==> flow/design.v <==
`timescale 1ns / 1ps
module ALU_ACC(
    input         clk,
    input         rst_n,
    input         C8,     
    input         C9,     
    input         C13,    
    input         C15,    
    input         C16,    
    input         C17,    
    input         C18,    
    input         C19,    
    input         C20,    
    input         C21,    
    input  [15:0] BR_out,
    output [15:0] ALU_out,
    output reg [3:0] ALUflags  
    );
    reg [15:0] ACC;
    assign ALU_out = ACC;
    wire signed [15:0] sACC = ACC;
    wire signed [15:0] sBR  = BR_out;
    wire signed [31:0] prod = sACC * sBR;
    wire [16:0] sum  = {1'b0, ACC} + {1'b0, BR_out};
    wire [16:0] diff = {1'b0, ACC} - {1'b0, BR_out};
    wire [15:0] quot = (BR_out == 16'b0) ? 16'hFFFF : ACC / BR_out;
    reg  [15:0] res;
    always @(*) begin
        if (C17)      res = ACC >> 1;
        else if (C18) res = ACC << 1;
        else if (C19) res = ACC & BR_out;
        else if (C20) res = ACC | BR_out;
        else          res = ~ACC;
    end
    always @(posedge clk or negedge rst_n) begin
        if (!rst_n) begin
            ACC      <= 16'b0;
            ALUflags <= 4'b0;
        end
        else begin
            if (C8) begin
                ACC      <= 16'b0;
                ALUflags <= {1'b1, 3'b0};
            end
            else if (C9) begin
                ACC <= sum[15:0];
                ALUflags[3] <= (sum[15:0] == 16'b0);
                ALUflags[2] <= sum[16];
                ALUflags[1] <= (ACC[15] == BR_out[15]) && (sum[15] != ACC[15]);
                ALUflags[0] <= sum[15];
            end
            else if (C13) begin
                ACC <= diff[15:0];
                ALUflags[3] <= (diff[15:0] == 16'b0);
                ALUflags[2] <= (ACC < BR_out);
                ALUflags[1] <= (ACC[15] != BR_out[15]) && (diff[15] != ACC[15]);
                ALUflags[0] <= diff[15];
            end
            else if (C15) begin
                ACC <= prod[15:0];
                ALUflags[3] <= (prod[15:0] == 16'b0);
                ALUflags[2] <= 1'b0;
                ALUflags[1] <= (prod[31:16] != {16{prod[15]}});
                ALUflags[0] <= prod[15];
            end
            else if (C16) begin
                ACC <= quot;
                ALUflags[3] <= (quot == 16'b0);
                ALUflags[2] <= 1'b0;
                ALUflags[1] <= 1'b0;
                ALUflags[0] <= quot[15];
            end
            else if (C17 | C18 | C19 | C20 | C21) begin
                ACC <= res;
                ALUflags[3] <= (res == 16'b0);
                ALUflags[2] <= 1'b0;
                ALUflags[1] <= 1'b0;
                ALUflags[0] <= res[15];
            end
        end
    end
endmodule
`timescale 1ns / 1ps
    module BR(
    input clk,
    input rst_n,
    input C7,
    input [15:0] MBR_out,
    output [15:0] BR_out
    );
    reg [15:0] BRr;
    assign BR_out = BRr;
    always@(posedge clk or negedge rst_n) begin
        if(!rst_n) begin
            BRr <= 16'b0;
        end
        else begin
            if(C7) begin
                BRr <= MBR_out;  
            end
            else begin
                BRr <= BRr;
            end
        end
    end
endmodule
`timescale 1ns / 1ps
module IR(
    input clk,
    input rst_n,
    input C4,
    input [15:0] MBR_out,
    output [7:0] IR_out
    );
    reg [7:0] IRr;
    assign IR_out = IRr;
    always@(posedge clk or negedge rst_n) begin
        if(!rst_n) begin
            IRr <= 8'b0;
        end
        else begin
            if(C4) begin
                IRr <= MBR_out[15:8];
            end
            else begin
                IRr <= IRr;
            end
        end
    end
endmodule
`timescale 1ns / 1ps
module MAR(
    input clk,
    input rst_n,
    input C5,
    input C10,
    input [15:0] MBR_out,
    input [7:0] PC_out,
    output [7:0] MAR_out_memory
    );
    reg [7:0] MARr;
    assign MAR_out_memory = MARr;
    always@(posedge clk or negedge rst_n) begin
        if(!rst_n) begin
            MARr <= 8'b0;
        end
        else begin
            if(C5) begin
                MARr <= MBR_out[7:0];
            end
            else if(C10) begin
                MARr <= PC_out;
            end
            else begin
                MARr <= MARr;
            end
        end
    end
endmodule
`timescale 1ns / 1ps
module MBR(
    input clk,
    input rst_n,
    input C3,
    input C11,
    input C12,
    input [15:0] ALU_out,
    input [15:0] MBR_in_memory,
    output [15:0] MBR_out,
    output reg [15:0] MBR_out_memory
    );
    reg [15:0] MBRr;
    assign MBR_out = MBRr;
    always@(posedge clk or negedge rst_n) begin
        if(!rst_n) begin
            MBRr <= 16'b0;
        end
        else begin
            if(C3) begin
                MBRr <= MBR_in_memory;
            end
            else if(C12) begin
                MBRr <= ALU_out;
            end
            else begin
                MBRr <= MBRr;
            end
            if(C11) begin
                MBR_out_memory <= MBRr;
            end
        end
    end
endmodule
`timescale 1ns / 1ps
module PC(
    input clk,
    input rst_n,
    input C6,
    input C14,
    input [15:0] MBR_out,
    output [7:0] PC_out
    );
    reg [7:0] PCr;
    assign PC_out = PCr;
    always@(posedge clk or negedge rst_n) begin
        if(!rst_n) begin
            PCr <= 8'b0;
        end
        else begin
            if(C14) begin
                PCr <= MBR_out[15:8];  
            end
            else if(C6) begin
                PCr <= PCr + 1'b1;  
            end
            else begin
                PCr <= PCr;
            end
        end
    end
endmodule
`timescale 1ns / 1ps
module bitcruncher_dp(
    input         clk,
    input         rst_n,
    input  [21:0] ctrl,             
    input  [15:0] MBR_in_memory,
    output [7:0]  MAR_out_memory,
    output [15:0] MBR_out_memory,
    output [7:0]  IR_out,
    output [3:0]  ALUflags
    );
    wire [21:0] Control_Signals = ctrl;
    wire [15:0] MBR_out;
    wire [15:0] BR_out;
    wire [15:0] ALU_out;
    wire [7:0]  PC_out;
    MAR u_MAR(
    .clk     ( clk     ),
    .rst_n   ( rst_n   ),
    .C5      ( Control_Signals[5]  ),
    .C10     ( Control_Signals[10] ),
    .MBR_out ( MBR_out ),
    .PC_out  ( PC_out  ),
    .MAR_out_memory ( MAR_out_memory )
    );
    MBR u_MBR(
    .clk           ( clk           ),
    .rst_n         ( rst_n         ),
    .C3            ( Control_Signals[3]  ),
    .C11           ( Control_Signals[11] ),
    .C12           ( Control_Signals[12] ),
    .ALU_out       ( ALU_out       ),
    .MBR_in_memory ( MBR_in_memory ),
    .MBR_out       ( MBR_out       ),
    .MBR_out_memory ( MBR_out_memory )
    );
    ALU_ACC u_ALU_ACC(
    .clk     ( clk     ),
    .rst_n   ( rst_n   ),
    .C8      ( Control_Signals[8]  ),
    .C9      ( Control_Signals[9]  ),
    .C13     ( Control_Signals[13] ),
    .C15     ( Control_Signals[15] ),
    .C16     ( Control_Signals[16] ),
    .C17     ( Control_Signals[17] ),
    .C18     ( Control_Signals[18] ),
    .C19     ( Control_Signals[19] ),
    .C20     ( Control_Signals[20] ),
    .C21     ( Control_Signals[21] ),
    .BR_out  ( BR_out  ),
    .ALU_out ( ALU_out ),
    .ALUflags ( ALUflags )
    );
    PC u_PC(
    .clk     ( clk     ),
    .rst_n   ( rst_n   ),
    .C6      ( Control_Signals[6]  ),
    .C14     ( Control_Signals[14] ),
    .MBR_out ( MBR_out ),
    .PC_out  ( PC_out  )
    );
    IR u_IR(
    .clk     ( clk     ),
    .rst_n   ( rst_n   ),
    .C4      ( Control_Signals[4] ),
    .MBR_out ( MBR_out ),
    .IR_out  ( IR_out  )
    );
    BR u_BR(
    .clk     ( clk     ),
    .rst_n   ( rst_n   ),
    .C7      ( Control_Signals[7] ),
    .MBR_out ( MBR_out ),
    .BR_out  ( BR_out  )
    );
endmodule
# From RTL to reports: bitcruncher_dp
# Each step is given for the RTL above and for the edited RTL.
# "orig" refers to lines of the RTL above, "edited" to lines of the edited file.
# "delta" is "edited" less "orig", of the values as shown; "change_rel_pct" is that difference over "orig", in percent.
# Operators: Yosys type, input widths -> output width; for muxes data width and select width s.
# A cell with - has no value.
[setup]
top_module = "bitcruncher_dp"
clock_port = "clk"
lib = "sky130hd"
corner = "tt_025C_1v80"

# Diff
# The edit as a unified diff against the file above.
# The edited RTL no longer does the same as the RTL above: the edit was made by script, with no optimisation intended.
# begin of diff
@@ -19,5 +19,6 @@
     reg [15:0] ACC;
     assign ALU_out = ACC;
-    wire signed [15:0] sACC = ACC;
+    reg signed [15:0] sACC;
+    always @(posedge clk) sACC <= ACC;
     wire signed [15:0] sBR  = BR_out;
     wire signed [31:0] prod = sACC * sBR;
# end of diff

# After elaboration
# Source: Yosys, flattened and elaborated, memories not mapped. Widths are those after wreduce. Registers that Yosys merges into a memory's read port (data or address) are not register bits. Print and check cells do not count. Equal cells are merged and count once.
[word_totals]
columns = ["element", "orig", "edited", "delta", "change_rel_pct"]
rows = [
  ["register_bits", 92, 108, 16, 17.39],
  ["inputBits", 40, 40, 0, 0.00],
  ["out_inout_bits", 36, 36, 0, 0.00],
  ["word_cells", 78, 79, 1, 1.28],
]
[classes]
columns = ["element", "orig", "edited", "delta", "change_rel_pct"]
rows = [
  ["addsub", 3, 3, 0, 0.00],
  ["mul", 1, 1, 0, 0.00],
  ["div", 1, 1, 0, 0.00],
  ["compare", 1, 1, 0, 0.00],
  ["eq_ne", 5, 5, 0, 0.00],
  ["n_mux", 39, 39, 0, 0.00],
  ["n_logic", 7, 7, 0, 0.00],
  ["reduce_logical", 13, 13, 0, 0.00],
]
# Operator kinds equal on both sides are left out: 21.

# Logic depth
# Longest topological path by Yosys (ltp), each cell counted once; first at word level (registers and memories cut), then after technology mapping (sequential cells cut; the memories' decode and read muxes count).
[logic_depth]
columns = ["element", "orig", "edited", "delta", "change_rel_pct"]
rows = [
  ["depth_word", 12, 12, 0, 0.00],
  ["ABC_AREA", "0", "0", "-", "-"],
  ["ltp_mapped", 138, 140, 2, 1.45],
  ["ltp_nobuf", 129, 129, 0, 0.00],
]

# Netlist
# Source: synth_stat.txt of the flow (Yosys; design flattened, memories mapped). It holds for the ABC_AREA given above (unset counts as 0); a run with the other value may have another netlist.
[by_type]
columns = ["type", "orig", "edited", "delta", "change_rel_pct"]
rows = [
  ["sky130_fd_sc_hd__nor2_1", 306, 152, -154, -50.33],
  ["sky130_fd_sc_hd__and2_1", 10, 164, 154, 1540.00],
  ["sky130_fd_sc_hd__inv_1", 377, 393, 16, 4.24],
  ["sky130_fd_sc_hd__o21a_1", 47, 63, 16, 34.04],
  ["sky130_fd_sc_hd__dfxtp_1", 0, 16, 16, "-"],
  ["sky130_fd_sc_hd__o21ai_0", 166, 178, 12, 7.23],
  ["sky130_fd_sc_hd__xnor2_1", 81, 69, -12, -14.81],
  ["sky130_fd_sc_hd__xor2_1", 34, 43, 9, 26.47],
  ["sky130_fd_sc_hd__clkinv_1", 9, 1, -8, -88.89],
  ["sky130_fd_sc_hd__a211oi_1", 27, 20, -7, -25.93],
  ["sky130_fd_sc_hd__o211ai_1", 19, 12, -7, -36.84],
  ["sky130_fd_sc_hd__nand4_1", 17, 24, 7, 41.18],
  ["sky130_fd_sc_hd__nor3b_1", 9, 2, -7, -77.78],
  ["sky130_fd_sc_hd__o31a_1", 8, 1, -7, -87.50],
  ["sky130_fd_sc_hd__a221oi_1", 3, 10, 7, 233.33],
  ["sky130_fd_sc_hd__nand2_1", 280, 286, 6, 2.14],
  ["sky130_fd_sc_hd__clkbuf_1", 123, 118, -5, -4.07],
  ["sky130_fd_sc_hd__nor2b_1", 18, 23, 5, 27.78],
]
# Cell types equal on both sides are left out: 7.
# Not every row of either side is listed.
[synth_totals]
columns = ["element", "orig", "edited", "delta", "change_rel_pct"]
rows = [
  ["cell_count", 2850, 2861, 11, 0.39],
  ["area_um2", 23020.8, 23560.1, 539.3, 2.34],
  ["sequential_area_um2", 2357.3, 2677.6, 320.3, 13.59],
  ["ffs", 91, 107, 16, 17.58],
  ["n_buf", 135, 125, -10, -7.41],
]
# The figures by module come from a second, unflattened synthesis with its own total; it is not the netlist above.
[hier_totals]
columns = ["element", "orig", "edited", "delta", "change_rel_pct"]
rows = [
  ["cells_unflattened", 2884, 2874, -10, -0.35],
  ["area_unflattened_um2", 23491.3, 24232.0, 740.7, 3.15],
]
# Each row is one instance without its submodules.
[by_module_orig]
columns = ["mod", "instances", "n_cells", "area_um2", "seq_area_um2"]
rows = [
  ["ALU_ACC", 1, 2664, 20454.6, 475.5],
  ["MBR", 1, 86, 1232.4, 880.8],
  ["BR", 1, 34, 649.4, 400.4],
  ["PC", 1, 49, 450.4, 200.2],
  ["MAR", 1, 34, 372.9, 200.2],
  ["IR", 1, 17, 331.6, 200.2],
  ["bitcruncher_dp", 1, 0, 0.0, 0.0],
]
[by_module_edited]
columns = ["mod", "instances", "n_cells", "area_um2", "seq_area_um2"]
rows = [
  ["ALU_ACC", 1, 2654, 21195.3, 795.8],
  ["MBR", 1, 86, 1232.4, 880.8],
  ["BR", 1, 34, 649.4, 400.4],
  ["PC", 1, 49, 450.4, 200.2],
  ["MAR", 1, 34, 372.9, 200.2],
  ["IR", 1, 17, 331.6, 200.2],
  ["bitcruncher_dp", 1, 0, 0.0, 0.0],
]

# Worst setup path after synthesis
# Path of least setup slack by OpenSTA after synthesis, without wires, with an ideal clock, recovery checks aside; 20% of the period is set as input and as output delay. Where synthesis merged equal registers, the netlist keeps one of their names.
[synth_timing]
columns = ["element", "orig", "edited", "delta", "change_rel_pct"]
rows = [
  ["path_type", "reg-to-reg", "reg-to-reg", "-", "-"],
  ["from", "reg u_BR.BRr[0]", "reg u_BR.BRr[8]", "-", "-"],
  ["to", "reg u_ALU_ACC.ALUflags[3]", "reg u_ALU_ACC.ALUflags[3]", "-", "-"],
  ["tclk_ns", 40.0, 40.0, 0.0, 0.00],
  ["launch_ns", 0.000, 0.000, 0.000, "-"],
  ["t_arrival_ns", 27.182, 26.324, -0.858, -3.16],
  ["required_time_ns", 39.931, 39.935, 0.004, 0.01],
  ["slack_ns", 12.749, 13.611, 0.862, "-"],
  ["path_delay_ns", 27.251, 26.389, -0.862, -3.16],
  ["path_stages", 130, 122, -8, -6.15],
  ["n_path_buf", 6, 10, 4, 66.67],
  ["synth_period_reached_ns", 27.251, 26.389, -0.862, -3.16],
]
# "path_delay_ns" = arrival - input delay + setup time.
# "path_stages": output pins that drive a net of the path, with the launching flip-flop's if there is one; two outputs of one cell count as two.
# "synth_period_reached_ns" = period - worst setup slack (recovery checks aside). The figure is calculated, with input and output delays left at 20% of the set period.
# At most two assigning lines are given for a register; there are more.
[synth_via_orig]
cell_sequence = "sky130_fd_sc_hd__dfrtp_1 -> sky130_fd_sc_hd__inv_1 -> sky130_fd_sc_hd__buf_1 -> sky130_fd_sc_hd__ha_1 -> sky130_fd_sc_hd__a41o_1 -> sky130_fd_sc_hd__a21oi_1 -> sky130_fd_sc_hd__a21oi_1 -> sky130_fd_sc_hd__ha_1 -> sky130_fd_sc_hd__o21a_1 -> sky130_fd_sc_hd__nor2_1 -> sky130_fd_sc_hd__o31a_1 -> sky130_fd_sc_hd__or2_2 -> sky130_fd_sc_hd__ha_1 -> sky130_fd_sc_hd__o21a_1 -> sky130_fd_sc_hd__o21a_1 -> sky130_fd_sc_hd__o21a_1 -> sky130_fd_sc_hd__nor3_2 -> sky130_fd_sc_hd__nor2_1 -> [... 94 more ...] -> sky130_fd_sc_hd__o211a_1 -> sky130_fd_sc_hd__a31o_2 -> sky130_fd_sc_hd__or2_2 -> sky130_fd_sc_hd__or3_1 -> sky130_fd_sc_hd__a31oi_1 -> sky130_fd_sc_hd__xnor2_1 -> sky130_fd_sc_hd__a221o_1 -> sky130_fd_sc_hd__ha_1 -> sky130_fd_sc_hd__and4_1 -> sky130_fd_sc_hd__a21oi_1 -> sky130_fd_sc_hd__o211ai_1 -> sky130_fd_sc_hd__a31oi_1 -> sky130_fd_sc_hd__o31a_1 -> sky130_fd_sc_hd__nand4_1 -> sky130_fd_sc_hd__nor3_1 -> sky130_fd_sc_hd__and4b_1 -> sky130_fd_sc_hd__o221ai_1 -> sky130_fd_sc_hd__nand3_1"
cone_cells = 23
[synth_lines_orig]
columns = ["element", "line_no", "text"]
rows = [
  ["from (decl)", 91, "reg [15:0] BRr;"],
  ["from (assign)", 99, "BRr <= MBR_out;"],
  ["from (assign)", 102, "BRr <= BRr;"],
  ["to (assign)", 43, "ALUflags <= {1'b1, 3'b0};"],
  ["to (assign)", 47, "ALUflags[3] <= (sum[15:0] == 16'b0);"],
  ["to (decl)", 17, "output reg [3:0] ALUflags"],
]
# orig: Chain of elaborated cells between the ends: none given.
[synth_via_edited]
cell_sequence = "sky130_fd_sc_hd__dfrtp_1 -> sky130_fd_sc_hd__clkbuf_1 -> sky130_fd_sc_hd__nor3_2 -> sky130_fd_sc_hd__and4_1 -> sky130_fd_sc_hd__buf_2 -> sky130_fd_sc_hd__a31oi_1 -> sky130_fd_sc_hd__a31oi_1 -> sky130_fd_sc_hd__ha_1 -> sky130_fd_sc_hd__o21a_1 -> sky130_fd_sc_hd__o211a_1 -> sky130_fd_sc_hd__and2_1 -> sky130_fd_sc_hd__nor2_1 -> sky130_fd_sc_hd__a21oi_1 -> sky130_fd_sc_hd__ha_1 -> sky130_fd_sc_hd__o21a_1 -> sky130_fd_sc_hd__o21ai_0 -> sky130_fd_sc_hd__a21oi_1 -> sky130_fd_sc_hd__o21ai_0 -> [... 86 more ...] -> sky130_fd_sc_hd__o21a_1 -> sky130_fd_sc_hd__o21a_1 -> sky130_fd_sc_hd__nor2_1 -> sky130_fd_sc_hd__o21bai_1 -> sky130_fd_sc_hd__a31oi_1 -> sky130_fd_sc_hd__o211a_1 -> sky130_fd_sc_hd__a311oi_1 -> sky130_fd_sc_hd__clkbuf_1 -> sky130_fd_sc_hd__mux2_2 -> sky130_fd_sc_hd__ha_1 -> sky130_fd_sc_hd__a2111o_1 -> sky130_fd_sc_hd__o21ai_0 -> sky130_fd_sc_hd__a21oi_1 -> sky130_fd_sc_hd__nor3_1 -> sky130_fd_sc_hd__nand4_1 -> sky130_fd_sc_hd__or4_1 -> sky130_fd_sc_hd__o211ai_1 -> sky130_fd_sc_hd__o22a_1"
cone_cells = 23
[synth_lines_edited]
columns = ["element", "line_no", "text"]
rows = [
  ["from (decl)", 92, "reg [15:0] BRr;"],
  ["from (assign)", 100, "BRr <= MBR_out;"],
  ["from (assign)", 103, "BRr <= BRr;"],
  ["to (assign)", 44, "ALUflags <= {1'b1, 3'b0};"],
  ["to (assign)", 48, "ALUflags[3] <= (sum[15:0] == 16'b0);"],
  ["to (decl)", 17, "output reg [3:0] ALUflags"],
]
# edited: Chain of elaborated cells between the ends: none given.

# Worst path after layout
# Path of least setup slack in the final report of the runs of pair 1 (OpenROAD, finished layout, wires in). Where an end is a register, its clock arrival counts in the times.
[layout_timing]
columns = ["element", "orig", "edited", "delta", "change_rel_pct"]
rows = [
  ["path_type", "reg-to-reg", "reg-to-reg", "-", "-"],
  ["from", "reg u_BR.BRr[3]", "reg u_BR.BRr[14]", "-", "-"],
  ["to", "reg u_ALU_ACC.ALUflags[3]", "reg u_ALU_ACC.ALUflags[3]", "-", "-"],
  ["tclk_ns", 35.5, 35.5, 0.0, 0.00],
  ["launch_ns", 0.35, 0.36, 0.01, 2.86],
  ["t_arrival_ns", 33.35, 33.54, 0.19, 0.57],
  ["required_time_ns", 35.79, 35.80, 0.01, 0.03],
  ["slack_ns", 2.44, 2.26, -0.18, "-"],
  ["path_stages", 122, 122, 0, 0.00],
  ["n_path_buf", 1, 3, 2, 200.00],
]
# At most two assigning lines are given for a register; there are more.
[layout_via_orig]
cell_sequence = "sky130_fd_sc_hd__dfrtp_1 -> sky130_fd_sc_hd__nor4_1 -> sky130_fd_sc_hd__nand4_1 -> sky130_fd_sc_hd__nor3_2 -> sky130_fd_sc_hd__a21oi_1 -> sky130_fd_sc_hd__a21oi_1 -> sky130_fd_sc_hd__ha_1 -> sky130_fd_sc_hd__o21a_1 -> sky130_fd_sc_hd__nor2_1 -> sky130_fd_sc_hd__nor4_1 -> sky130_fd_sc_hd__or2_2 -> sky130_fd_sc_hd__ha_1 -> sky130_fd_sc_hd__o21a_1 -> sky130_fd_sc_hd__o21a_1 -> sky130_fd_sc_hd__o21a_1 -> sky130_fd_sc_hd__mux2i_1 -> sky130_fd_sc_hd__ha_1 -> sky130_fd_sc_hd__o211ai_1 -> [... 86 more ...] -> sky130_fd_sc_hd__o211a_1 -> sky130_fd_sc_hd__a31o_2 -> sky130_fd_sc_hd__o41ai_1 -> sky130_fd_sc_hd__o31ai_4 -> sky130_fd_sc_hd__buf_4 -> sky130_fd_sc_hd__a22o_1 -> sky130_fd_sc_hd__a21o_1 -> sky130_fd_sc_hd__ha_1 -> sky130_fd_sc_hd__and4_1 -> sky130_fd_sc_hd__a21oi_1 -> sky130_fd_sc_hd__o211ai_1 -> sky130_fd_sc_hd__a31oi_1 -> sky130_fd_sc_hd__o31a_1 -> sky130_fd_sc_hd__nand4_1 -> sky130_fd_sc_hd__nor3_1 -> sky130_fd_sc_hd__and4b_1 -> sky130_fd_sc_hd__o221ai_1 -> sky130_fd_sc_hd__nand3_1"
cone_cells = 23
[layout_lines_orig]
columns = ["element", "line_no", "text"]
rows = [
  ["from (decl)", 91, "reg [15:0] BRr;"],
  ["from (assign)", 99, "BRr <= MBR_out;"],
  ["from (assign)", 102, "BRr <= BRr;"],
  ["to (assign)", 43, "ALUflags <= {1'b1, 3'b0};"],
  ["to (assign)", 47, "ALUflags[3] <= (sum[15:0] == 16'b0);"],
  ["to (decl)", 17, "output reg [3:0] ALUflags"],
]
# orig: Chain of elaborated cells between the ends: none given.
[layout_via_edited]
cell_sequence = "sky130_fd_sc_hd__dfrtp_1 -> sky130_fd_sc_hd__buf_4 -> sky130_fd_sc_hd__nor4_1 -> sky130_fd_sc_hd__and4_1 -> sky130_fd_sc_hd__a31oi_1 -> sky130_fd_sc_hd__a31oi_1 -> sky130_fd_sc_hd__ha_1 -> sky130_fd_sc_hd__o21a_1 -> sky130_fd_sc_hd__o211a_1 -> sky130_fd_sc_hd__and2_1 -> sky130_fd_sc_hd__nor2_1 -> sky130_fd_sc_hd__a21oi_1 -> sky130_fd_sc_hd__ha_1 -> sky130_fd_sc_hd__o21a_1 -> sky130_fd_sc_hd__o21ai_0 -> sky130_fd_sc_hd__a21oi_1 -> sky130_fd_sc_hd__o21ai_0 -> sky130_fd_sc_hd__a21oi_1 -> [... 86 more ...] -> sky130_fd_sc_hd__a41oi_1 -> sky130_fd_sc_hd__a21boi_0 -> sky130_fd_sc_hd__a311oi_2 -> sky130_fd_sc_hd__buf_4 -> sky130_fd_sc_hd__nor2_1 -> sky130_fd_sc_hd__a21oi_1 -> sky130_fd_sc_hd__ha_1 -> sky130_fd_sc_hd__a21boi_0 -> sky130_fd_sc_hd__o21a_1 -> sky130_fd_sc_hd__o21a_1 -> sky130_fd_sc_hd__o21a_1 -> sky130_fd_sc_hd__o21ai_0 -> sky130_fd_sc_hd__a21oi_1 -> sky130_fd_sc_hd__nor3_1 -> sky130_fd_sc_hd__nand4_1 -> sky130_fd_sc_hd__or4_1 -> sky130_fd_sc_hd__o211ai_1 -> sky130_fd_sc_hd__o22a_1"
cone_cells = 23
[layout_lines_edited]
columns = ["element", "line_no", "text"]
rows = [
  ["from (decl)", 92, "reg [15:0] BRr;"],
  ["from (assign)", 100, "BRr <= MBR_out;"],
  ["from (assign)", 103, "BRr <= BRr;"],
  ["to (assign)", 44, "ALUflags <= {1'b1, 3'b0};"],
  ["to (assign)", 48, "ALUflags[3] <= (sum[15:0] == 16'b0);"],
  ["to (decl)", 17, "output reg [3:0] ALUflags"],
]
# edited: Chain of elaborated cells between the ends: none given.

# Layout results
# Both versions went through the flow (Yosys, OpenROAD) with the same settings in each pair. Constraints: input delay and output delay 20% of the set period each, output load 0.01 pF.
[flow_settings_pair_1]
CORE_UTILIZATION = 40
period_ns = 35.5
CAP_MARGIN = 20
CORE_MARGIN = 2
SLEW_MARGIN = 20
[results_pair_1]
columns = ["element", "orig", "edited", "delta", "change_rel_pct"]
rows = [
  ["yosys.chip_area_um2", 23020.8, 23560.1, 539.3, 2.34],
  ["die_footprint_um2", 59487.2, 60858.4, 1371.2, 2.31],
  ["stdcell_area_um2", 24900.1, 25393.1, 493.0, 1.98],
  ["fin_ws_ns", 2.440, 2.259, -0.181, "-"],
  ["ws_hold_ns", 0.511, 0.521, 0.010, "-"],
  ["achievedPeriod_ns", 33.060, 33.241, 0.181, 0.55],
]
[flow_settings_pair_2]
CORE_UTILIZATION = 23
CTS_CLUSTER_SIZE = 67
GPL_ROUTABILITY_DRIVEN = 1
PLACE_DENSITY_LB_ADDON = 0.21
SETUP_SLACK_MARGIN = 5.0
period_ns = 26.3
CAP_MARGIN = 20
CORE_MARGIN = 2
SLEW_MARGIN = 20
[results_pair_2]
columns = ["element", "orig", "edited", "delta", "change_rel_pct"]
rows = [
  ["yosys.chip_area_um2", 23020.8, 23560.1, 539.3, 2.34],
  ["die_footprint_um2", 102637.0, 105012.0, 2375.0, 2.31],
  ["stdcell_area_um2", 31166.1, 31750.5, 584.4, 1.88],
  ["fin_ws_ns", 0.044, 1.054, 1.010, "-"],
  ["ws_hold_ns", 0.509, 0.508, -0.001, "-"],
  ["achievedPeriod_ns", 26.256, 25.246, -1.010, -3.85],
]
# By "achievedPeriod_ns" is meant the clock period of the run minus its worst setup slack. This is arithmetic on one report: input and output delays are still those of the set period (20% each).
